==> flow/design.v <==
module fifo_sync #(
    parameter DATA_WIDTH = 8,
    parameter DEPTH      = 16
)(
    input  wire                  clk,
    input  wire                  rst,
    input  wire                  wr_en,
    input  wire [DATA_WIDTH-1:0] din,
    output wire                  full,
    input  wire                  rd_en,
    output reg  [DATA_WIDTH-1:0] dout,
    output wire                  empty
);
    localparam ADDR_WIDTH = $clog2(DEPTH);
    reg [DATA_WIDTH-1:0]   mem [0:DEPTH-1];
    reg [ADDR_WIDTH-1:0]   wr_ptr;
    reg [ADDR_WIDTH-1:0]   rd_ptr;
    reg [ADDR_WIDTH:0]     count;
    assign full  = (count == DEPTH);
    assign empty = (count == 0);
    always @(posedge clk) begin
        if (rst)
            wr_ptr <= 0;
        else if (wr_en && !full) begin
            mem[wr_ptr]                 <= din;
            wr_ptr                      <= wr_ptr + 1'b1;
        end
    end
    always @(posedge clk) begin
        if (rst) begin
            rd_ptr <= 0;
            dout   <= 0;
        end else if (rd_en && !empty) begin
            dout   <= mem[rd_ptr];
            rd_ptr <= rd_ptr + 1'b1;
        end
    end
    always @(posedge clk) begin
        if (rst) count <= 0;
        else begin
            case ({wr_en && !full, rd_en && !empty})
                2'b10: count <= count + 1'b1;    
                2'b01: count <= count - 1'b1;    
                2'b11: count <= count;           
                default: count <= count;         
            endcase
        end
    end
endmodule
module uart_rx #(
    parameter integer CLOCK_FREQ = 125_000_000,
    parameter integer BAUD_RATE  = 1_953_125  
)(
    input  wire        clk,
    input  wire        rst,
    input  wire        rx,
    output reg  [7:0]  data_out,
    output reg         data_valid
);
    localparam integer TICKS_16X = CLOCK_FREQ / (BAUD_RATE * 16);
    localparam IDLE  = 2'b00;
    localparam START = 2'b01;
    localparam DATA  = 2'b10;
    localparam STOP  = 2'b11;
    reg [1:0]  current_state, next_state;
    reg [31:0] tick_cnt;
    reg [3:0]  sample_cnt;  
    reg [2:0]  bit_cnt;
    reg [7:0]  shift_reg;
    reg [1:0]  rx_sync;
    always @(posedge clk) begin
        if (rst) rx_sync <= 2'b11;
        else     rx_sync <= {rx_sync[0], rx};
    end
    wire rx_s = rx_sync[1];
    always @(posedge clk) begin
        if (rst) current_state <= IDLE;
        else     current_state <= next_state;
    end
    wire tick_done = (tick_cnt == TICKS_16X - 1);
    always @(*) begin
        next_state = current_state;
        case (current_state)
            IDLE: begin
                if (rx_s == 1'b0)  next_state = START;                   
            end
            START: begin
                if (tick_done && sample_cnt == 7 && rx_s == 1'b1)
                    next_state = IDLE;
                else if (tick_done && sample_cnt == 15)
                    next_state = DATA;  
            end
            DATA: begin
                if (tick_done && sample_cnt == 15 && bit_cnt == 7)
                    next_state = STOP;  
            end
            STOP: begin
                if (tick_done && sample_cnt == 15)
                    next_state = IDLE;  
            end
        endcase
    end
    always @(posedge clk) begin
        if (rst) begin
            tick_cnt   <= 0;
            sample_cnt <= 0;
            bit_cnt    <= 0;
            shift_reg  <= 8'b00;
            data_valid <= 1'b0;
            data_out   <= 8'b0;
        end else begin
            data_valid <= 1'b0;
            if (tick_cnt < TICKS_16X - 1) begin
                tick_cnt <= tick_cnt + 1;
            end else begin
                tick_cnt <= 0;
                case (current_state)
                    IDLE: begin
                        sample_cnt <= 0;
                        bit_cnt    <= 0;
                    end
                    START: begin
                        if (sample_cnt == 15) sample_cnt <= 0;
                        else                  sample_cnt <= sample_cnt + 1;
                    end
                    DATA: begin
                        if (sample_cnt == 7) begin
                            shift_reg[bit_cnt] <= rx_s;
                        end
                        if (sample_cnt == 15) begin
                            sample_cnt <= 0;
                            if (bit_cnt == 7) bit_cnt <= 0;
                            else              bit_cnt <= bit_cnt + 1;
                        end else begin
                            sample_cnt <= sample_cnt + 1;
                        end
                    end
                    STOP: begin
                        if (sample_cnt == 15) begin
                            sample_cnt <= 0;
                            data_out   <= shift_reg;
                            data_valid <= 1'b1;
                        end else begin
                            sample_cnt <= sample_cnt + 1;
                        end
                    end
                endcase
            end
        end
    end
endmodule
module uart_tx #(
    parameter integer CLOCK_FREQ = 125_000_000,
    parameter integer BAUD_RATE  = 1_953_125  
)(
    input  wire       clk,
    input  wire       rst,
    input  wire [7:0] data_in,
    input  wire       data_valid,
    output reg        tx,
    output reg        tx_ready
);
    localparam integer TICKS_PER_BIT = CLOCK_FREQ / BAUD_RATE;
    localparam IDLE     = 1'b0;
    localparam ACTIVE   = 1'b1;
    reg         current_state, next_state;
    reg [31:0]  tick_cnt;
    reg [3:0]   bit_cnt;      
    reg [9:0]   tx_frame;
    wire        bit_done;
    always @(posedge clk) begin
        if (rst)    current_state <= IDLE;
        else        current_state <= next_state;
    end
    always @(*) begin
        next_state = current_state;
        case (current_state)
            IDLE:   if (data_valid) next_state = ACTIVE;
            ACTIVE: if (bit_done)   next_state = (bit_cnt == 9) ? IDLE : ACTIVE;
        endcase
    end
    always @(posedge clk) begin
        if (rst) begin
            tx         <= 1'b1;
            tx_ready   <= 1'b1;
        end else begin
            case (current_state)
                IDLE: begin
                    tx       <= 1'b1;  
                    tx_ready <= 1'b1;
                    if (data_valid) begin
                        tx_frame <= {1'b1, data_in, 1'b0};
                        tx       <= 1'b0; 
                        bit_cnt  <= 0;
                        tick_cnt <= 0;
                        tx_ready <= 1'b0;
                    end
                end
                ACTIVE: begin
                    if (bit_done) begin
                        tick_cnt <= 0;
                        if (bit_cnt == 9) begin
                            tx      <= 1'b1; 
                        end else begin
                            tx      <= tx_frame[bit_cnt + 1];
                            bit_cnt <= bit_cnt + 1;
                        end
                    end else begin
                        tick_cnt    <= tick_cnt + 1;
                    end
                end
            endcase
        end
    end
    assign bit_done = (tick_cnt == TICKS_PER_BIT - 1);
endmodule
module protocol_handler(
    input wire          clk,
    input wire          rst,
    output reg          rx_rd,
    input  wire         rx_empty,
    input  wire [7:0]   rx_data,
    output reg          tx_wr,
    input  wire         tx_full,
    output reg [7:0]    tx_data,
    input wire          card_OK,     
    input wire [31:0]   UID,         
    input wire          dispensing_active, 
    output reg [4:0]    dispenser_start,
    output reg [3:0]    count_A, count_B, count_C, count_D, count_E,
    input  wire [4:0]   input_ir,
    output reg          led1
);
    localparam CMD_MAX = 32;
    localparam IDLE       = 3'd0;
    localparam FETCH      = 3'd1;
    localparam WAIT_RX    = 3'd2;
    localparam PROCESS    = 3'd3;
    localparam RESPOND    = 3'd4;
    localparam TRANSMIT   = 3'd5;
    localparam WAIT_TX    = 3'd6;
    localparam RFID_SEND  = 3'd7;
    reg [2:0] current_state, next_state;
    reg       system_authorized;          
    reg       session_captured;           
    reg [31:0] session_uid;
    reg       disp_active_prev;
    reg [7:0] rx_buf [0:CMD_MAX-1];
    reg [7:0] tx_buf [0:CMD_MAX-1];
    reg [5:0] rx_len;
    reg [5:0] tx_len;
    reg [5:0] tx_idx;
    wire [7:0] rx_upper = (rx_data >= 8'h61 && rx_data <= 8'h7A) ? (rx_data - 8'h20) : rx_data;
    localparam LOCKOUT   = 200_000;    
    localparam BLINK_BIT = 11;         
    reg [$clog2(LOCKOUT+1)-1:0] lockout_cnt;
    reg [BLINK_BIT:0] blink_timer;
    always @(posedge clk) begin
        if (rst) begin
            current_state    <= IDLE;
            disp_active_prev <= 1'b0;
        end else begin
            current_state    <= next_state;
            disp_active_prev <= dispensing_active;
        end
    end
    always @(*) begin
        next_state = current_state;
        if (card_OK && system_authorized && !session_captured && lockout_cnt == 0 && current_state == IDLE) begin
            next_state = RFID_SEND;
        end 
        else if (disp_active_prev && !dispensing_active && current_state == IDLE) begin
            next_state = RESPOND;
        end
        else begin
            case (current_state)
                IDLE:
                    if (!rx_empty) next_state = FETCH;
                FETCH:
                    next_state = WAIT_RX;
                WAIT_RX:
                    next_state = PROCESS;
                PROCESS: begin
                    if (rx_len == 0 && (rx_upper <= 8'h20)) next_state = IDLE;
                    else if (rx_upper == 8'h0A || rx_upper == 8'h0D) begin
                        if (rx_len == 1 && rx_buf[0] == "T") next_state = RFID_SEND;
                        else next_state = RESPOND;
                    end
                    else if (rx_len >= CMD_MAX) next_state = IDLE;
                    else next_state = IDLE;
                end
                RESPOND:
                    if (tx_len > 0) next_state = TRANSMIT;
                    else            next_state = IDLE;
                RFID_SEND:
                    next_state = TRANSMIT;
                TRANSMIT: begin
                    if (tx_idx < tx_len) begin
                        if (!tx_full) next_state = WAIT_TX;
                        else          next_state = TRANSMIT;
                    end else begin
                        next_state = IDLE;
                    end
                end
                WAIT_TX:
                    next_state = TRANSMIT;
                default: next_state = IDLE;
            endcase
        end
    end
    always @(posedge clk) begin
        if (rst) begin
            rx_rd             <= 1'b0;
            tx_wr             <= 1'b0;
            rx_len            <= 6'd0;
            tx_len            <= 6'd0;
            tx_idx            <= 6'd0;
            system_authorized <= 1'b0;
            session_captured  <= 1'b0;
            led1              <= 1'b0;
            lockout_cnt       <= 0;
            blink_timer       <= 0;
            session_uid       <= 32'h0;
            dispenser_start   <= 5'b00000;
            count_A           <= 4'd0;
            count_B           <= 4'd0;
            count_C           <= 4'd0;
            count_D           <= 4'd0;
            count_E           <= 4'd0;
        end else begin
            rx_rd <= 1'b0;
            tx_wr <= 1'b0;
            if (!system_authorized) begin
                led1        <= 1'b0;
                blink_timer <= 0;
            end else begin
                blink_timer <= blink_timer + 1'b1;
                if (session_captured) begin
                    led1 <= 1'b1;            
                end else begin
                    led1 <= blink_timer[BLINK_BIT];  
                end
            end
            if (lockout_cnt > 0) lockout_cnt <= lockout_cnt - 1;
            case (next_state)
                FETCH: begin
                    rx_rd <= 1'b1;
                end
                PROCESS: begin
                    if (current_state == WAIT_RX) begin
                        if (rx_len < CMD_MAX && rx_upper > 8'h20 && rx_upper != 8'h0A && rx_upper != 8'h0D) begin
                            rx_buf[rx_len] <= rx_upper;
                            rx_len         <= rx_len + 1'b1;
                        end
                    end
                end
                RESPOND: begin
                    tx_len          <= 0;
                    tx_idx          <= 0;
                    dispenser_start <= 5'b00000;
                    if (disp_active_prev && !dispensing_active) begin
						tx_buf[0] <= "D"; 
						tx_buf[1] <= "O"; 
						tx_buf[2] <= "N"; 
						tx_buf[3] <= "E"; 
						tx_buf[4] <= 8'h0A;
						tx_len    <= 5;
                    end
                    else if (rx_len == 5 && rx_buf[0] == "S" && rx_buf[1] == "T" && rx_buf[2] == "A" && rx_buf[3] == "R" && rx_buf[4] == "T") begin
                        system_authorized <= 1'b1;
                        session_captured  <= 1'b0;
                        session_uid       <= 32'h0;
                    end
                    else if (rx_len == 3 && rx_buf[0] == "E" && rx_buf[1] == "N" && rx_buf[2] == "D") begin
						system_authorized <= 1'b0;
						session_captured  <= 1'b0;
						session_uid       <= 32'h0;
						tx_buf[0] <= "S"; 
						tx_buf[1] <= "T"; 
						tx_buf[2] <= "K"; 
						tx_buf[3] <= ":";
						tx_buf[4] <= input_ir[4] ? 8'h31 : 8'h30;
						tx_buf[5] <= input_ir[3] ? 8'h31 : 8'h30;
						tx_buf[6] <= input_ir[2] ? 8'h31 : 8'h30;
						tx_buf[7] <= input_ir[1] ? 8'h31 : 8'h30;
						tx_buf[8] <= input_ir[0] ? 8'h31 : 8'h30;
						tx_buf[9] <= 8'h0A;
						tx_len    <= 10;
                    end
                    else if (system_authorized) begin
                        if (rx_len == 4 && rx_buf[0] == "P" && rx_buf[1] == "I" && rx_buf[2] == "N" && rx_buf[3] == "G") begin
							tx_buf[0] <= "P"; 
							tx_buf[1] <= "O"; 
							tx_buf[2] <= "N"; 
							tx_buf[3] <= "G"; 
							tx_buf[4] <= 8'h0A;
							tx_len    <= 5;
                        end
                        else if (rx_len == 14 && rx_buf[0] == "M" && rx_buf[1] == "E" && rx_buf[2] == "D" && !dispensing_active) begin
							count_A <= rx_buf[5] - 8'h30; 
							count_B <= rx_buf[7] - 8'h30; 
							count_C <= rx_buf[9] - 8'h30;
							count_D <= rx_buf[11] - 8'h30; 
							count_E <= rx_buf[13] - 8'h30;
							if (rx_buf[5]  > 8'h30) dispenser_start[0] <= 1'b1;
							if (rx_buf[7]  > 8'h30) dispenser_start[1] <= 1'b1;
							if (rx_buf[9]  > 8'h30) dispenser_start[2] <= 1'b1;
							if (rx_buf[11] > 8'h30) dispenser_start[3] <= 1'b1;
							if (rx_buf[13] > 8'h30) dispenser_start[4] <= 1'b1;
							tx_buf[0] <= "D"; 
							tx_buf[1] <= "I"; 
							tx_buf[2] <= "S"; 
							tx_buf[3] <= "P"; 
							tx_buf[4] <= "E"; 
							tx_buf[5] <= "N";
							tx_buf[6] <= "S"; 
							tx_buf[7] <= "I"; 
							tx_buf[8] <= "N"; 
							tx_buf[9] <= "G"; 
							tx_buf[10]<= "."; 
							tx_buf[11]<= ".";
							tx_buf[12]<= "."; 
							tx_buf[13]<= 8'h0A;
							tx_len    <= 14;
                        end else begin
                            tx_buf[0] <= "E"; tx_buf[1] <= "R"; tx_buf[2] <= "R"; tx_buf[3] <= 8'h0A;
                            tx_len    <= 4;
                        end
                    end
                    rx_len <= 6'd0;
                end
                RFID_SEND: begin
					session_captured 	<= 1'b1;  
					session_uid      	<= UID;
					tx_buf[0] 			<= "P"; 
					tx_buf[1] 			<= "I"; 
					tx_buf[2] 			<= "D"; 
					tx_buf[3] 			<= ":";
					tx_buf[4] 			<= UID[31:24]; 
					tx_buf[5] 			<= UID[23:16]; 
					tx_buf[6] 			<= UID[15:8]; 
					tx_buf[7] 			<= UID[7:0];
					tx_buf[8] 			<= 8'h0A;
					tx_len    			<= 9;
					tx_idx    			<= 0;
					rx_len    			<= 0;
					lockout_cnt 		<= LOCKOUT;
                end
                WAIT_TX: begin
                    tx_data <= tx_buf[tx_idx];
                    tx_wr   <= 1'b1;
                    tx_idx  <= tx_idx + 1'b1;
                end 
            endcase
        end
    end
endmodule
module uart_controller (
    input  wire         clk,
    input  wire         rst,
    input  wire         rx,
    output wire         tx,
    output wire         led1,
    input  wire [31:0]  UID,
    input  wire         card_OK,
    input  wire [4:0]   ir_status,
    input  wire         dispensing_active,
    output wire [4:0]   dispenser_start,
    output wire [3:0]   count_A, count_B, count_C, count_D, count_E
);
    wire [7:0]  rx_data_raw;
    wire        rx_valid_raw;
    wire [7:0]  rx_fifo_dout;
    wire        rx_fifo_empty;
    wire        rx_fifo_rd;
    wire [7:0]  tx_fifo_din;
    wire        tx_fifo_full;
    wire        tx_wr_en;
    wire [7:0]  tx_fifo_dout;
    wire        tx_fifo_empty;   
    wire        tx_ready;
    reg [1:0] current_state, next_state;
    reg        tx_fifo_rd;     
    reg        tx_data_valid;  
    localparam IDLE       = 2'b00;
    localparam FETCH_FIFO = 2'b01;
    localparam SEND_UART  = 2'b10;
    localparam WAIT_ACK   = 2'b11; 
    always @(posedge clk) begin
        if (rst)    current_state <= IDLE;
        else        current_state <= next_state;
    end
    always @(*) begin
        next_state = current_state;
        case (current_state)
            IDLE: begin
                if (!tx_fifo_empty && tx_ready) next_state = FETCH_FIFO;
            end
            FETCH_FIFO: begin
                next_state = SEND_UART;
            end
            SEND_UART: begin
                next_state = WAIT_ACK;
            end
            WAIT_ACK: begin
                if (!tx_ready) next_state = IDLE;
            end
            default: next_state = IDLE;
        endcase
    end
    always @(posedge clk) begin
        if (rst) begin
            tx_fifo_rd     <= 1'b0;
            tx_data_valid  <= 1'b0;
        end else begin
            tx_fifo_rd     <= 1'b0;
            tx_data_valid  <= 1'b0;
            case (next_state)
                FETCH_FIFO: begin
                    tx_fifo_rd    <= 1'b1; 
                end
                SEND_UART: begin
                    tx_data_valid <= 1'b1; 
                end
            endcase
        end
    end
    uart_rx u_rx (
        .clk        (clk), 
        .rst        (rst), 
        .rx         (rx),
        .data_out   (rx_data_raw), 
        .data_valid (rx_valid_raw)
    );
    fifo_sync rx_fifo (
        .clk        (clk), 
        .rst        (rst),
        .wr_en      (rx_valid_raw), 
        .din        (rx_data_raw),
        .rd_en      (rx_fifo_rd), 
        .dout       (rx_fifo_dout), 
        .empty      (rx_fifo_empty),
        .full       () 
    );
    protocol_handler handler (
        .clk        (clk), 
        .rst        (rst),
        .rx_rd      (rx_fifo_rd), 
        .rx_empty   (rx_fifo_empty), 
        .rx_data    (rx_fifo_dout),
        .tx_wr      (tx_wr_en), 
        .tx_full    (tx_fifo_full), 
        .tx_data    (tx_fifo_din),
        .led1       (led1), 
        .card_OK    (card_OK),
        .UID        (UID),
        .input_ir   (ir_status),
        .dispensing_active      (dispensing_active),
        .dispenser_start        (dispenser_start),
        .count_A                (count_A),
        .count_B                (count_B),
        .count_C                (count_C),
        .count_D                (count_D),
        .count_E                (count_E)
    );
    fifo_sync tx_fifo (
        .clk        (clk), 
        .rst        (rst),
        .wr_en      (tx_wr_en), 
        .din        (tx_fifo_din),
        .rd_en      (tx_fifo_rd), 
        .dout       (tx_fifo_dout), 
        .empty      (tx_fifo_empty),
        .full       (tx_fifo_full)
    );
    uart_tx u_tx (
        .clk        (clk), 
        .rst        (rst),
        .data_in    (tx_fifo_dout), 
        .data_valid (tx_data_valid),
        .tx         (tx), 
        .tx_ready   (tx_ready)
    );
endmodule
module spi_master #(
    parameter DATA_WIDTH = 16,      
    parameter CLK_DIV    = 32,      
    parameter CPOL       = 0,       
    parameter CPHA       = 0,       
    parameter LSB_FIRST  = 0,        
    parameter LEAD_TICKS = 15,
    parameter LAG_TICKS  = 15
)(
    input  wire                   clk,
    input  wire                   rst,
    input  wire                   start,
    input  wire [DATA_WIDTH-1:0]  tx_data,
    output reg  [DATA_WIDTH-1:0]  rx_data,
    output reg                    busy,
    output reg                    sclk,
    output reg                    mosi,
    input  wire                   miso,
    output reg                    cs_n
);
    reg [$clog2(CLK_DIV)-1:0]   clk_cnt;
    reg [$clog2(DATA_WIDTH):0]  bit_cnt;
    reg [DATA_WIDTH-1:0]        shift_reg;
    reg [1:0]                   miso_sync; 
    localparam IDLE     = 2'b00;
    localparam LEAD_IN  = 2'b01;
    localparam TRANSFER = 2'b10;
    localparam DONE     = 2'b11;
    reg [1:0] state;
    always @(posedge clk) miso_sync <= {miso_sync[0], miso};
    wire sample_edge = (CPHA == 0); 
    always @(posedge clk) begin
        if (rst) begin
            state     <= IDLE;
            sclk      <= CPOL;
            cs_n      <= 1;
            mosi      <= 0;
            rx_data   <= 0;
            bit_cnt   <= 0;
            clk_cnt   <= 0;
            shift_reg <= 0;
            busy      <= 0;
        end else begin
            case (state)
                IDLE: begin
                    cs_n    <= 1;
                    sclk    <= CPOL;
                    busy    <= 0;
                    clk_cnt <= 0;
                    if (start) begin
                        state     <= LEAD_IN;
                        shift_reg <= tx_data;
                        busy      <= 1;
                    end
                end
                LEAD_IN: begin
                    cs_n    <= 0;
                    clk_cnt <= clk_cnt + 1;
                    mosi    <= LSB_FIRST ? shift_reg[0] : shift_reg[DATA_WIDTH-1];
                    if (clk_cnt == LEAD_TICKS) begin
                        state   <= TRANSFER;
                        bit_cnt <= DATA_WIDTH;
                        clk_cnt <= 0;
                    end
                end
                TRANSFER: begin
                    if (bit_cnt > 0) begin
                        clk_cnt <= clk_cnt + 1;
                        if (clk_cnt == CLK_DIV/2 - 1) begin
                            sclk <= ~sclk;
                            if (sample_edge) begin
                                shift_reg <= LSB_FIRST ? {miso_sync[1], shift_reg[DATA_WIDTH-1:1]} : {shift_reg[DATA_WIDTH-2:0], miso_sync[1]};
                            end else begin
                                mosi <= LSB_FIRST ? shift_reg[0] : shift_reg[DATA_WIDTH-1];
                            end
                        end 
                        else if (clk_cnt == CLK_DIV - 1) begin
                            sclk    <= ~sclk;
                            clk_cnt <= 0;
                            bit_cnt <= bit_cnt - 1;
                            if (sample_edge) begin
                                if (bit_cnt > 1) 
                                    mosi <= LSB_FIRST ? shift_reg[0] : shift_reg[DATA_WIDTH-1];
                            end else begin
                                shift_reg <= LSB_FIRST ? {miso_sync[1], shift_reg[DATA_WIDTH-1:1]} : {shift_reg[DATA_WIDTH-2:0], miso_sync[1]};
                            end
                        end
                    end else begin
                        state   <= DONE;
                        clk_cnt <= 0;
                        rx_data <= shift_reg;
                    end
                end
                DONE: begin
                    clk_cnt <= clk_cnt + 1;
                    if (clk_cnt == LAG_TICKS) begin
                        cs_n    <= 1;
                        sclk    <= CPOL;
                        state   <= IDLE;
                    end
                end
            endcase
        end
    end
endmodule
module rc522 (
    input               clk,             
    input               rst,           
    input               miso,            
    output              sclk,            
    output              mosi,            
    output              cs_n,            
    output reg          nrst_pd,             
    output reg [31:0]   UID,             
    output reg          card_OK          
);
 localparam  	CommandReg              = 8'h01 << 1,    
                ComIEnReg               = 8'h02 << 1,    
                DivIEnReg               = 8'h03 << 1,    
                ComIrqReg               = 8'h04 << 1,    
                DivIrqReg               = 8'h05 << 1,    
                ErrorReg                = 8'h06 << 1,    
                Status1Reg              = 8'h07 << 1,    
                Status2Reg              = 8'h08 << 1,    
                FIFODataReg             = 8'h09 << 1,    
                FIFOLevelReg            = 8'h0A << 1,    
                WaterLevelReg           = 8'h0B << 1,    
                ControlReg              = 8'h0C << 1,    
                BitFramingReg           = 8'h0D << 1,    
                CollReg                 = 8'h0E << 1,    
                ModeReg                 = 8'h11 << 1,    
                TxModeReg               = 8'h12 << 1,    
                RxModeReg               = 8'h13 << 1,    
                TxControlReg            = 8'h14 << 1,    
                TxASKReg                = 8'h15 << 1,    
                TxSelReg                = 8'h16 << 1,    
                RxSelReg                = 8'h17 << 1,    
                RxThresholdReg          = 8'h18 << 1,    
                DemodReg                = 8'h19 << 1,    
                MfTxReg                 = 8'h1C << 1,    
                MfRxReg                 = 8'h1D << 1,    
                SerialSpeedReg          = 8'h1F << 1,    
                CRCResultRegH           = 8'h21 << 1,    
                CRCResultRegL           = 8'h22 << 1,
                ModWidthReg             = 8'h24 << 1,    
                RFCfgReg                = 8'h26 << 1,    
                GsNReg                  = 8'h27 << 1,    
                CWGsPReg                = 8'h28 << 1,    
                ModGsPReg               = 8'h29 << 1,    
                TModeReg                = 8'h2A << 1,    
                TPrescalerReg           = 8'h2B << 1,    
                TReloadRegH             = 8'h2C << 1,    
                TReloadRegL             = 8'h2D << 1,
                TCounterValueRegH       = 8'h2E << 1,    
                TCounterValueRegL       = 8'h2F << 1,
                TestSel1Reg             = 8'h31 << 1,    
                TestSel2Reg             = 8'h32 << 1,    
                TestPinEnReg            = 8'h33 << 1,    
                TestPinValueReg         = 8'h34 << 1,    
                TestBusReg              = 8'h35 << 1,    
                AutoTestReg             = 8'h36 << 1,    
                VersionReg              = 8'h37 << 1,    
                AnalogTestReg           = 8'h38 << 1,    
                TestDAC1Reg             = 8'h39 << 1,    
                TestDAC2Reg             = 8'h3A << 1,    
                TestADCReg              = 8'h3B << 1;    
    localparam  PCD_Idle                = 8'h00,         
                PCD_Mem                 = 8'h01,         
                PCD_GenerateRandomID    = 8'h02,         
                PCD_CalcCRC             = 8'h03,         
                PCD_Transmit            = 8'h04,         
                PCD_NoCmdChange         = 8'h07,         
                PCD_Receive             = 8'h08,         
                PCD_Transceive          = 8'h0C,         
                PCD_MFAuthent           = 8'h0E,         
                PCD_SoftReset           = 8'h0F;         
    localparam  PICC_CMD_REQA           = 8'h26,         
                PICC_CMD_WUPA          = 8'h52,          
		PICC_CMD_CT            = 8'h88,          
                PICC_CMD_SEL_CL1       = 8'h93,          
                PICC_CMD_SEL_CL2       = 8'h95,          
                UltraPICC_CMD_SEL_CL3       = 8'h97,          
		PICC_CMD_HLTA          = 8'h50,          
                PICC_CMD_RATS          = 8'hE0,          
                PICC_CMD_MF_AUTH_KEY_A = 8'h60,          
                PICC_CMD_MF_AUTH_KEY_B = 8'h61,          
                PICC_CMD_MF_READ       = 8'h30,          
                PICC_CMD_MF_WRITE      = 8'hA0,          
                PICC_CMD_MF_DECREMENT  = 8'hC0,          
                PICC_CMD_MF_INCREMENT  = 8'hC1,          
                PICC_CMD_MF_RESTORE    = 8'hC2,          
                PICC_CMD_MF_TRANSFER   = 8'hB0,          
                PICC_CMD_UL_WRITE      = 8'hA2;          
    reg         spi_start;  
    reg [15:0]  data_tx;    
    wire [15:0] data_rx;    
    wire        spi_busy;	 
    reg         new_card;	 
    spi_master #(
        .DATA_WIDTH     (16),
        .CLK_DIV        (32),
        .CPOL           (0),
        .CPHA           (0),
        .LEAD_TICKS     (15),
        .LAG_TICKS      (15)
    ) spi_module (
        .clk            (clk),
        .rst            (rst),
        .start          (spi_start),
        .tx_data        (data_tx),
        .rx_data        (data_rx),
        .sclk           (sclk),
        .mosi           (mosi),
        .miso           (miso),
        .cs_n           (cs_n),
        .busy           (spi_busy)
    );
    localparam  STEP_BITS = 10;          
    reg [31:0]  cnt;					 
    reg [2:0]   cnt_2; 					 
    reg [7:0]   FIFOLevelReg_Value;	 
    reg [7:0]   BCC;					 
    reg [9:0] instr_step;  
    task spi_write;
        input [7:0] reg_addr;
        input [7:0] value;
        begin
            spi_start   <= 1;
            data_tx     <= {reg_addr, value};	 
        end										 
    endtask
    task spi_read;
        input [7:0] reg_addr;
        begin
            spi_start   <= 1;							 
            data_tx     <= {reg_addr | 8'h80, 8'h00};	 
        end
    endtask
    always @(posedge clk) begin
        if (rst) begin
            instr_step      <= 0;
            spi_start       <= 0;
            nrst_pd             <= 1;   				 
            UID             <= 32'h00000000;
            cnt             <= 0;
            cnt_2           <= 0;
            new_card        <= 0;
            card_OK         <= 0;
        end else begin													 
            if  (&cnt[4:0] && spi_start)                                     
                spi_start   <= 0;											
            if  (&cnt[STEP_BITS-1:0] && ~spi_busy) begin                              
                case (instr_step)											 
                    1:  nrst_pd <= 0;                                            
                    2:  nrst_pd <= 1;                                            
                    50: spi_write (TxModeReg,       8'h00);                  
                    51: spi_write (RxModeReg,       8'h00);                  
                    52: spi_write (ModWidthReg,     8'h26);                  
                    53: spi_write (TModeReg,        8'h80);                  
                    54: spi_write (TPrescalerReg,   8'hA9);            
                    55: spi_write (TReloadRegH,     8'h03);
                    56: spi_write (TReloadRegL,     8'hE8);
                    57: spi_write (TxASKReg,        8'h40);                  
                    58: spi_write (ModeReg,         8'h3D);                  
                    59: spi_read  (TxControlReg);							 
                    60: spi_write (TxControlReg,    8'h03 | data_rx[7:0]);        
                    62: spi_write (CommandReg,      PCD_Idle);               
                    63: spi_write (ComIrqReg,       8'h7F);                  
                    64: spi_write (FIFOLevelReg,    8'h80);                  
                    65: spi_write (FIFODataReg,     PICC_CMD_REQA);          
                    66: spi_write (BitFramingReg,   8'h07);                  
                    67: spi_write (CommandReg,      PCD_Transceive);         
                    68: spi_write (BitFramingReg,   8'h87);                  
                    70: spi_read  (ComIrqReg);                               
                    71: if (data_rx[5])                                      
                            new_card <= 1;
                    73: spi_write (FIFOLevelReg,    8'h80);                  
                    74: spi_write (FIFODataReg,     PICC_CMD_SEL_CL1);       
                    75: spi_write (FIFODataReg,     8'h20);
                    76: spi_write (BitFramingReg,   8'h00);                  
                    77: spi_write (CommandReg,      PCD_Transceive);         
                    78: spi_write (BitFramingReg,   8'h80);                  
                    83: spi_read  (FIFOLevelReg);
                    84: FIFOLevelReg_Value <= data_rx[7:0];
                    85: spi_read  (FIFODataReg);
                    86: UID[31:24] <= data_rx[7:0];
                    87: spi_read  (FIFODataReg);
                    88: UID[23:16] <= data_rx[7:0];
                    89: spi_read  (FIFODataReg);
                    90: UID[15:8] <= data_rx[7:0];
                    91: spi_read  (FIFODataReg);
                    92: UID[7:0] <= data_rx[7:0];
                    93: spi_read  (FIFODataReg);
                    94: BCC <= data_rx[7:0];                                     
                    95: new_card <= 0;
                    96: if ((FIFOLevelReg_Value == 5) && (BCC == (UID[31:24] ^ UID[23:16] ^ UID[15:8] ^ UID[7:0])))
                            card_OK <= 1;
                    97: card_OK <= 0;
                endcase
                if (instr_step == 72 && ~new_card) begin  
                    cnt_2 <= cnt_2 + 1;
                    if (cnt_2 == 5) begin
                        cnt_2 <= 0;
                        instr_step <= 62;
                    end else
                        instr_step <= 70;
                end else if (instr_step == 501)
                    instr_step <= 62;
                else
                    instr_step <= instr_step + 1;
            end
            cnt <= cnt + 1;
        end
    end
endmodule
module servo_fsm_unit (
    input  wire clk,             
    input  wire rst,             
    input  wire start_trigger,   
    input  wire [3:0] num_turns, 
    output reg  pwm_out,
    output reg  busy            
);
    localparam FRAME_COUNT = 200;        
    localparam MIN_PULSE   = 20;         
    localparam MAX_PULSE   = 101;        
    localparam STEP        = 5;          
    localparam ONE_SEC     = 2_000;      
    localparam ST_IDLE       = 3'b000;
    localparam ST_PAUSE_LOW  = 3'b001;  
    localparam ST_SWEEP_UP   = 3'b010;
    localparam ST_PAUSE_HIGH = 3'b011;  
    localparam ST_SWEEP_DOWN = 3'b100;
    localparam ST_CHECK      = 3'b101;
    reg [2:0]  state;
    reg [$clog2(FRAME_COUNT)-1:0] counter;
    reg [$clog2(FRAME_COUNT)-1:0] pulse_width;
    reg [3:0]  current_turn;
    reg [$clog2(ONE_SEC)-1:0] wait_counter; 
    reg start_reg;
    wire start_edge = (start_trigger && !start_reg);
    always @(posedge clk) begin
        if (rst) begin
            state <= ST_IDLE;
            counter <= 0;
            pulse_width <= MIN_PULSE;
            current_turn <= 0;
            pwm_out <= 0;
            busy <= 0;
            start_reg <= 0;
            wait_counter <= 0;
        end else begin
            start_reg <= start_trigger;
            if (counter >= FRAME_COUNT - 1) counter <= 0;
            else counter <= counter + 1;
            pwm_out <= (counter < pulse_width);
            case (state)
                ST_IDLE: begin
                    busy <= 0;
                    current_turn <= 0;
                    pulse_width <= MIN_PULSE;
                    if (start_edge && num_turns > 0) begin
                        state <= ST_PAUSE_LOW;
                        busy <= 1;
                        wait_counter <= 0;
                    end
                end
                ST_PAUSE_LOW: begin
                    pulse_width <= MIN_PULSE;
                    if (wait_counter >= ONE_SEC - 1) begin
                        state <= ST_SWEEP_UP;
                        wait_counter <= 0;
                    end else begin
                        wait_counter <= wait_counter + 1;
                    end
                end
                ST_SWEEP_UP: begin
                    if (counter == 0) begin 
                        if (pulse_width >= MAX_PULSE) begin
                            state <= ST_PAUSE_HIGH;
                            wait_counter <= 0;
                        end else begin
                            pulse_width <= pulse_width + STEP;
                        end
                    end
                end
                ST_PAUSE_HIGH: begin
                    pulse_width <= MAX_PULSE;
                    if (wait_counter >= ONE_SEC - 1) begin
                        state <= ST_SWEEP_DOWN;
                        wait_counter <= 0;
                    end else begin
                        wait_counter <= wait_counter + 1;
                    end
                end
                ST_SWEEP_DOWN: begin
                    if (counter == 0) begin
                        if (pulse_width <= MIN_PULSE) begin
                            state <= ST_CHECK;
                        end else begin
                            pulse_width <= pulse_width - STEP;
                        end
                    end
                end
                ST_CHECK: begin
                    if (current_turn + 1 >= num_turns) begin
                        state <= ST_IDLE;
                    end else begin
                        current_turn <= current_turn + 1;
                        state <= ST_PAUSE_LOW;
                        wait_counter <= 0;
                    end
                end
                default: state <= ST_IDLE;
            endcase
        end
    end
endmodule
module servo_fsm_unit_anticlockwise (
    input  wire clk,             
    input  wire rst,             
    input  wire start_trigger,   
    input  wire [3:0] num_turns, 
    output reg  pwm_out,
    output reg  busy            
);
    localparam FRAME_COUNT = 200;        
    localparam MIN_PULSE   = 20;         
    localparam START_PULSE = 98;         
    localparam STEP        = 5;          
    localparam ONE_SEC     = 2_000;      
    localparam ST_IDLE        = 3'b000;
    localparam ST_PAUSE_START = 3'b001;  
    localparam ST_SWEEP_DOWN  = 3'b010;  
    localparam ST_PAUSE_MIN   = 3'b011;  
    localparam ST_SWEEP_UP    = 3'b100;  
    localparam ST_CHECK       = 3'b101;
    reg [2:0]  state;
    reg [$clog2(FRAME_COUNT)-1:0] counter;
    reg [$clog2(FRAME_COUNT)-1:0] pulse_width;
    reg [3:0]  current_turn;
    reg [$clog2(ONE_SEC)-1:0] wait_counter; 
    reg start_reg;
    wire start_edge = (start_trigger && !start_reg);
    always @(posedge clk) begin
        if (rst) begin
            state <= ST_IDLE;
            counter <= 0;
            pulse_width <= START_PULSE; 
            current_turn <= 0;
            pwm_out <= 0;
            busy <= 0;
            start_reg <= 0;
            wait_counter <= 0;
        end else begin
            start_reg <= start_trigger;
            if (counter >= FRAME_COUNT - 1) counter <= 0;
            else counter <= counter + 1;
            pwm_out <= (counter < pulse_width);
            case (state)
                ST_IDLE: begin
                    busy <= 0;
                    current_turn <= 0;
                    pulse_width <= START_PULSE; 
                    if (start_edge && num_turns > 0) begin
                        state <= ST_PAUSE_START;
                        busy <= 1;
                        wait_counter <= 0;
                    end
                end
                ST_PAUSE_START: begin
                    pulse_width <= START_PULSE;
                    if (wait_counter >= ONE_SEC - 1) begin
                        state <= ST_SWEEP_DOWN;
                        wait_counter <= 0;
                    end else begin
                        wait_counter <= wait_counter + 1;
                    end
                end
                ST_SWEEP_DOWN: begin
                    if (counter == 0) begin 
                        if (pulse_width <= MIN_PULSE) begin
                            state <= ST_PAUSE_MIN;
                            wait_counter <= 0;
                        end else begin
                            pulse_width <= pulse_width - STEP;
                        end
                    end
                end
                ST_PAUSE_MIN: begin
                    pulse_width <= MIN_PULSE;
                    if (wait_counter >= ONE_SEC - 1) begin
                        state <= ST_SWEEP_UP;
                        wait_counter <= 0;
                    end else begin
                        wait_counter <= wait_counter + 1;
                    end
                end
                ST_SWEEP_UP: begin
                    if (counter == 0) begin
                        if (pulse_width >= START_PULSE) begin
                            state <= ST_CHECK;
                        end else begin
                            pulse_width <= pulse_width + STEP;
                        end
                    end
                end
                ST_CHECK: begin
                    if (current_turn + 1 >= num_turns) begin
                        state <= ST_IDLE;
                    end else begin
                        current_turn <= current_turn + 1;
                        state <= ST_PAUSE_START; 
                        wait_counter <= 0;
                    end
                end
                default: state <= ST_IDLE;
            endcase
        end
    end
endmodule
module system_top (
    input  wire         clk, 
    input  wire         rst,
    input  wire         rx,
    output wire         tx,
    input  wire         miso,
    output wire         sclk,
    output wire         mosi,
    output wire         cs_n,
    output wire         nrst_pd,
    output wire [4:0]   pwm_servos,  
    input  wire [4:0]   input_ir,
	output wire [4:0] led_busy,
	output wire         led1, led2
);
    wire [31:0] UID;
    wire        card_OK;
    wire [4:0] disp_start;
    wire [3:0] s_count [0:4];   
    wire [4:0] busy_servo;
    wire dispensing_active = |busy_servo;
    assign led2     = dispensing_active;
	assign led_busy = busy_servo;
    rc522 rfid_inst (
        .clk            (clk),
        .rst            (rst),
        .miso           (miso),
        .sclk           (sclk),
        .mosi           (mosi),
        .cs_n           (cs_n),
        .nrst_pd        (nrst_pd),
        .UID            (UID),
        .card_OK        (card_OK)
    );
    wire [3:0] count_A, count_B, count_C, count_D, count_E;
    assign s_count[0] = count_A;
    assign s_count[1] = count_B;
    assign s_count[2] = count_C;
    assign s_count[3] = count_D;
    assign s_count[4] = count_E;
    uart_controller comm_inst(
        .clk            (clk),
        .rst            (rst),
        .rx             (rx),
        .tx             (tx),
        .led1           (led1),
        .UID            (UID),
        .card_OK        (card_OK),
        .ir_status      (input_ir),
        .dispensing_active  (dispensing_active),
        .dispenser_start    (disp_start),
        .count_A        (count_A),
        .count_B        (count_B),
        .count_C        (count_C),
        .count_D        (count_D),
        .count_E        (count_E)
    );
    genvar i;
    generate
        for (i = 1; i < 5; i = i + 1) begin: servo_dispensers
            servo_fsm_unit servo_inst1(
                .clk            (clk),
                .rst            (rst),
                .start_trigger  (disp_start[i]),
                .num_turns      (s_count[i]),
                .pwm_out        (pwm_servos[i]),
                .busy           (busy_servo[i])
            );
        end
    endgenerate
	servo_fsm_unit_anticlockwise servo_inst2(
		.clk            (clk),
		.rst            (rst),
		.start_trigger  (disp_start[0]),
		.num_turns      (s_count[0]),
		.pwm_out        (pwm_servos[0]),
		.busy           (busy_servo[0])
	);
endmodule
# Step by step through the tools: system_top
# The steps from the RTL of system_top to its reports follow in flow order.
# Lines are those of the file above, counted from 1.
# Cell names lack the library's common part.
# The mark - stands for no value.
# setup
top,system_top
clock,clk
lib,sky130hd
pvt_corner,tt_025C_1v80

# Word-level counts
# Yosys after proc, flatten, opt, wreduce and memory -nomap, before mapping. Print and check cells are not counted.
# Memory sizes are those after Yosys's memory passes, which may raise the word count (mostly to a power of two), join words into wider ones and drop unused or constant bits.
# word_totals
regBits,647
mem_bits_rw,512
mem_count,3
out_inout_bits,17
elab_cells,1057
# op_classes
add_sub_neg,54
cmp,51
equal,248
shift,3
muxes,356
n_logic,20
n_reduce_logical,201
# memory_table
name,size,width,line_no,text
comm_inst.handler.rx_buf,32,8,248,reg [7:0] rx_buf [0:CMD_MAX-1];
comm_inst.rx_fifo.mem,16,8,15,reg [DATA_WIDTH-1:0]   mem [0:DEPTH-1];
comm_inst.tx_fifo.mem,16,8,15,
# ops
cell,count
8-bit 2-to-1 mux,77
16-bit case mux with 25-bit select,1
10-bit by 7-bit equality test with 1-bit output (second input constant),29
11-bit 2-to-1 mux,25
8-bit case mux with 30-bit select,1
11-bit case mux with 4-bit select,5
32-bit by 4-bit greater-or-equal comparator with 1-bit output,5
8-bit case mux with 4-bit select,5
8-bit case mux with 2-bit select,9
3-bit 2-to-1 mux,45
10-bit by 6-bit equality test with 1-bit output (second input constant),13
8-bit by 7-bit equality test with 1-bit output (second input constant),15
32-bit by 1-bit adder with 32-bit output (second input constant),3
5-bit equality test (second input constant),19
1-bit 2-to-1 mux,91
3-bit case mux with 6-bit select,5
2-bit by 1-bit inequality test with 1-bit output (second input constant),40
5-bit 2-to-1 mux,16
4-bit 2-to-1 mux,19
5-bit AND reduction,15
2-bit inequality test (second input constant),34
32-bit case mux with 2-bit select,1
32-bit 2-to-1 mux,2
3-bit equality test (second input constant),19
7-bit AND reduction,8
4-bit case mux with 2-bit select,7
11-bit by 1-bit adder with 11-bit output (second input constant),5
11-bit greater-or-equal comparator (second input constant),5
# Not listed: further kinds 100, cells in them 414.

# Longest topological paths
# Yosys ltp: most cells in a row. Word level: on the elaborated netlist, between registers, memories and ports. Mapped: between sequential cells and ports; inverters and the memories' decode and read muxes count.
# depth
word_depth,14
abc_area,0
ltp_mapped,14
mapped_depth_nobuf,13

# After synthesis
# Source: synth_stat.txt of the flow (Yosys; design flattened, memories mapped). It holds for the ABC_AREA given above (unset counts as 0); a run with the other value may have another netlist.
# types
cell_type,count,type_area_um2
edfxtp_1,474,1.42E+04
dfxtp_1,506,1.01E+04
ha_1,161,2.01E+03
mux4_2,82,1.85E+03
nor2_1,469,1.76E+03
nand2_1,350,1313.76
a21oi_1,227,1136.09
xor2_1,112,980.941
xnor2_1,103,902.115
mux2i_1,77,770.739
nand3_1,144,720.691
inv_1,161,604.33
o21ai_0,105,525.504
clkbuf_1,133,499.229
nor3_1,88,440.422
a21o_1,58,435.418
nand4_1,56,350.336
a211oi_1,43,322.81
# Other cell types: 72; their cells: 632.
# synth_totals
stdcells,3981
yosys_area_um2,43721.9
flip_flops,980
n_buf,174
# The figures by module come from a second, unflattened synthesis with its own total; it is not the netlist above.
# hier_totals
cells_unflattened,4236
area_unflattened_um2,46169.3
# Each row is one instance without its submodules.
# modules
mod,instances,cells,area_um2,mod_seq_area_um2
fifo_sync,2,361,6017.0,4264.1
protocol_handler,1,877,9942.0,6055.8
servo_fsm_unit,4,290,2439.8,800.8
rc522,1,470,4479.3,2112.0
uart_tx,1,231,2516.2,1381.3
servo_fsm_unit_anticlockwise,1,288,2457.4,800.8
spi_master,1,253,2424.8,1041.0
uart_rx,1,204,2257.2,1241.2
uart_controller,1,28,286.5,160.2
system_top,1,3,12.5,0.0

# Path before layout
# OpenSTA on the mapped netlist: ideal clock, no wires. The path of least setup slack (recovery checks aside). Input and output delay are each 20% of the period. Register names are those of the netlist, which keeps one name where synthesis merged equal registers.
# synth_timing
path_kind,register to register
startpoint,register comm_inst.rx_fifo.dout[1]
endpoint,register comm_inst.handler.tx_buf[5][0]
tclk_ns,8.0
setup_time_ns,0.456
t_first_pin_ns,0.000
arrival_ns,4.724
required_time_ns,7.544
slack_ns,2.820
delay_ns,5.180
stages,12
synth_period_reached_ns,5.18
# "delay_ns" = arrival - input delay + setup time.
# "stages": output pins that drive a net of the path, with the launching flip-flop's if there is one; two outputs of one cell count as two.
# "synth_period_reached_ns" = period - worst setup slack (recovery checks aside). The figure is calculated, with input and output delays left at 20% of the set period.
# The rows between start and end are the longest chain of elaborated cells between them; the timing report does not say that the signal goes this way. Where chains are equally long, one stands for them.
# A line is the first line of the expression or statement that the cell stems from. Yosys adds cells for indexed reads and writes and turns some case tables into memories.
# A register here has more assigning lines than the two given.
# The path ends at the enable pin of a flip-flop; only ways to that pin are counted.
# synth_via
cell_sequence,dfxtp_1 > or3b_2 > a2111oi_0 > o2111a_2 > and3_4 > or3_1 > buf_2 > and3_1 > clkbuf_1 > buf_2 > a21oi_1 > a211oi_1
elab_chain_cells,13
cone_cells,24
classes_between,add/sub: 1; compare: 3; eq/ne: 9; mux: 6; reduce/logical: 5
# synth_lines
item,line_no,text
from (decl),11,"output reg  [DATA_WIDTH-1:0] dout,"
8-bit by 7-bit greater-or-equal comparator with 1-bit output,253,wire [7:0] rx_upper = (rx_data >= 8'h61 && rx_data <= 8'h7A) ? (rx_data - 8'h20) : rx_data;
1-bit logical AND,253,
8-bit 2-to-1 mux,253,
8-bit by 4-bit equality test with 1-bit output,285,else if (rx_upper == 8'h0A || rx_upper == 8'h0D) begin
1-bit logical OR,285,
3-bit 2-to-1 mux,285,
3-bit 2-to-1 mux,284,if (rx_len == 0 && (rx_upper <= 8'h20)) next_state = IDLE;
3-bit case mux with 7-bit select,276,case (current_state)
3-bit 2-to-1 mux,272,else if (disp_active_prev && !dispensing_active && current_state == IDLE) begin
3-bit 2-to-1 mux,269,if (card_OK && system_authorized && !session_captured && lockout_cnt == 0 && current_state == IDLE) begin
3-bit equality test,345,case (next_state)
3-bit inequality test,-,
7-bit AND reduction,-,
to (assign),383,tx_buf[5] <= input_ir[3] ? 8'h31 : 8'h30;
to (assign),415,"tx_buf[5] <= ""N"";"
to (decl),249,reg [7:0] tx_buf [0:CMD_MAX-1];

# Worst path after layout
# From the final timing report of flow run 1: the path of least setup slack in the routed layout; clock arrival at registers is part of the times.
# layout_timing
path_kind,register to register
startpoint,register comm_inst.rx_fifo.dout[2]
endpoint,register comm_inst.handler.tx_buf[8][0]
tclk_ns,3.2
setup_time_ns,0.28
t_first_pin_ns,0.66
arrival_ns,3.56
required_time_ns,3.59
slack_ns,0.03
stages,11
# The rows between start and end are the longest chain of elaborated cells between them; the timing report does not say that the signal goes this way. Where chains are equally long, one stands for them.
# A register here has more assigning lines than the two given.
# The path ends at the enable pin of a flip-flop; only ways to that pin are counted.
# layout_via
cell_sequence,dfxtp_4 > or4_4 > or2_1 > o2111a_2 > and3_4 > or3_4 > and3_4 > buf_4 > a211oi_4 > buf_6 > clkbuf_16
elab_chain_cells,13
cone_cells,24
classes_between,add/sub: 1; compare: 3; eq/ne: 9; mux: 6; reduce/logical: 5
# layout_lines
item,line_no,text
from (decl),11,"output reg  [DATA_WIDTH-1:0] dout,"
8-bit by 7-bit greater-or-equal comparator with 1-bit output,253,wire [7:0] rx_upper = (rx_data >= 8'h61 && rx_data <= 8'h7A) ? (rx_data - 8'h20) : rx_data;
1-bit logical AND,253,
8-bit 2-to-1 mux,253,
8-bit by 4-bit equality test with 1-bit output,285,else if (rx_upper == 8'h0A || rx_upper == 8'h0D) begin
1-bit logical OR,285,
3-bit 2-to-1 mux,285,
3-bit 2-to-1 mux,284,if (rx_len == 0 && (rx_upper <= 8'h20)) next_state = IDLE;
3-bit case mux with 7-bit select,276,case (current_state)
3-bit 2-to-1 mux,272,else if (disp_active_prev && !dispensing_active && current_state == IDLE) begin
3-bit 2-to-1 mux,269,if (card_OK && system_authorized && !session_captured && lockout_cnt == 0 && current_state == IDLE) begin
3-bit equality test,345,case (next_state)
3-bit inequality test,-,
7-bit AND reduction,-,
to (assign),386,tx_buf[8] <= input_ir[0] ? 8'h31 : 8'h30;
to (assign),418,"tx_buf[8] <= ""N"";"
to (decl),249,reg [7:0] tx_buf [0:CMD_MAX-1];

# Settings and measured results of 3 stored flow runs for module system_top (sky130hd), not sorted in any way. The constraints put input and output delay at 20% of the set period each and load the outputs with 0.01 pF.
# By "achieved_clock_period_ns" is meant the clock period of the run minus its worst setup slack. This is arithmetic on one report: input and output delays are still those of the set period (20% each).
# By "worst_path_ns" is meant the share of the clock period that the worst setup path is allowed (20% is reserved at inputs, 20% at outputs), minus its slack. Clock arrival times at its registers enter into it.
# "final_power_uw" is the tool's figure for a default switching activity; nothing was simulated.
# A setting shown as - is not set for that run.
stored run,CORE_UTILIZATION,period_ns,CAP_MARGIN,CORE_MARGIN,SLEW_MARGIN,ABC_AREA,CELL_PAD_IN_SITES_DETAIL_PLACEMENT,CELL_PAD_IN_SITES_GLOBAL_PLACEMENT,CTS_CLUSTER_DIAMETER,CTS_CLUSTER_SIZE,GPL_ROUTABILITY_DRIVEN,GPL_TIMING_DRIVEN,PLACE_DENSITY_LB_ADDON,SETUP_SLACK_MARGIN,TNS_END_PERCENT,MAX_ROUTING_LAYER,final_hold_ws_ns,worst_path_ns,critical_path_kind,setup_worst_slack_ns,final_stdcell_area_um2,tns_setup_ns,final_util_pct,dieArea_um2,synth_chip_area_um2,final_power_uw,achieved_clock_period_ns
flow run 1,40,3.2,20,2,20,-,-,-,-,-,-,-,-,-,-,-,0.270,3.17,register to register,0.031,50246.9,0.000,46.2,111964.0,43721.9,26318,3.169
flow run 2,53,8.0,15,2,40,1,1,0,174,40,0,1,0.02,-0.21,10,-,0.344,4.07,register to register,3.925,46633.5,0.000,56.0,86066.0,44380.1,7920,4.075
flow run 3,40,4.5,20,5,40,-,1,-,150,96,1,1,0.04,0.9,-,met4,0.359,3.48,register to register,1.017,46748.6,0.000,43.0,116015.0,43721.9,13906,3.483
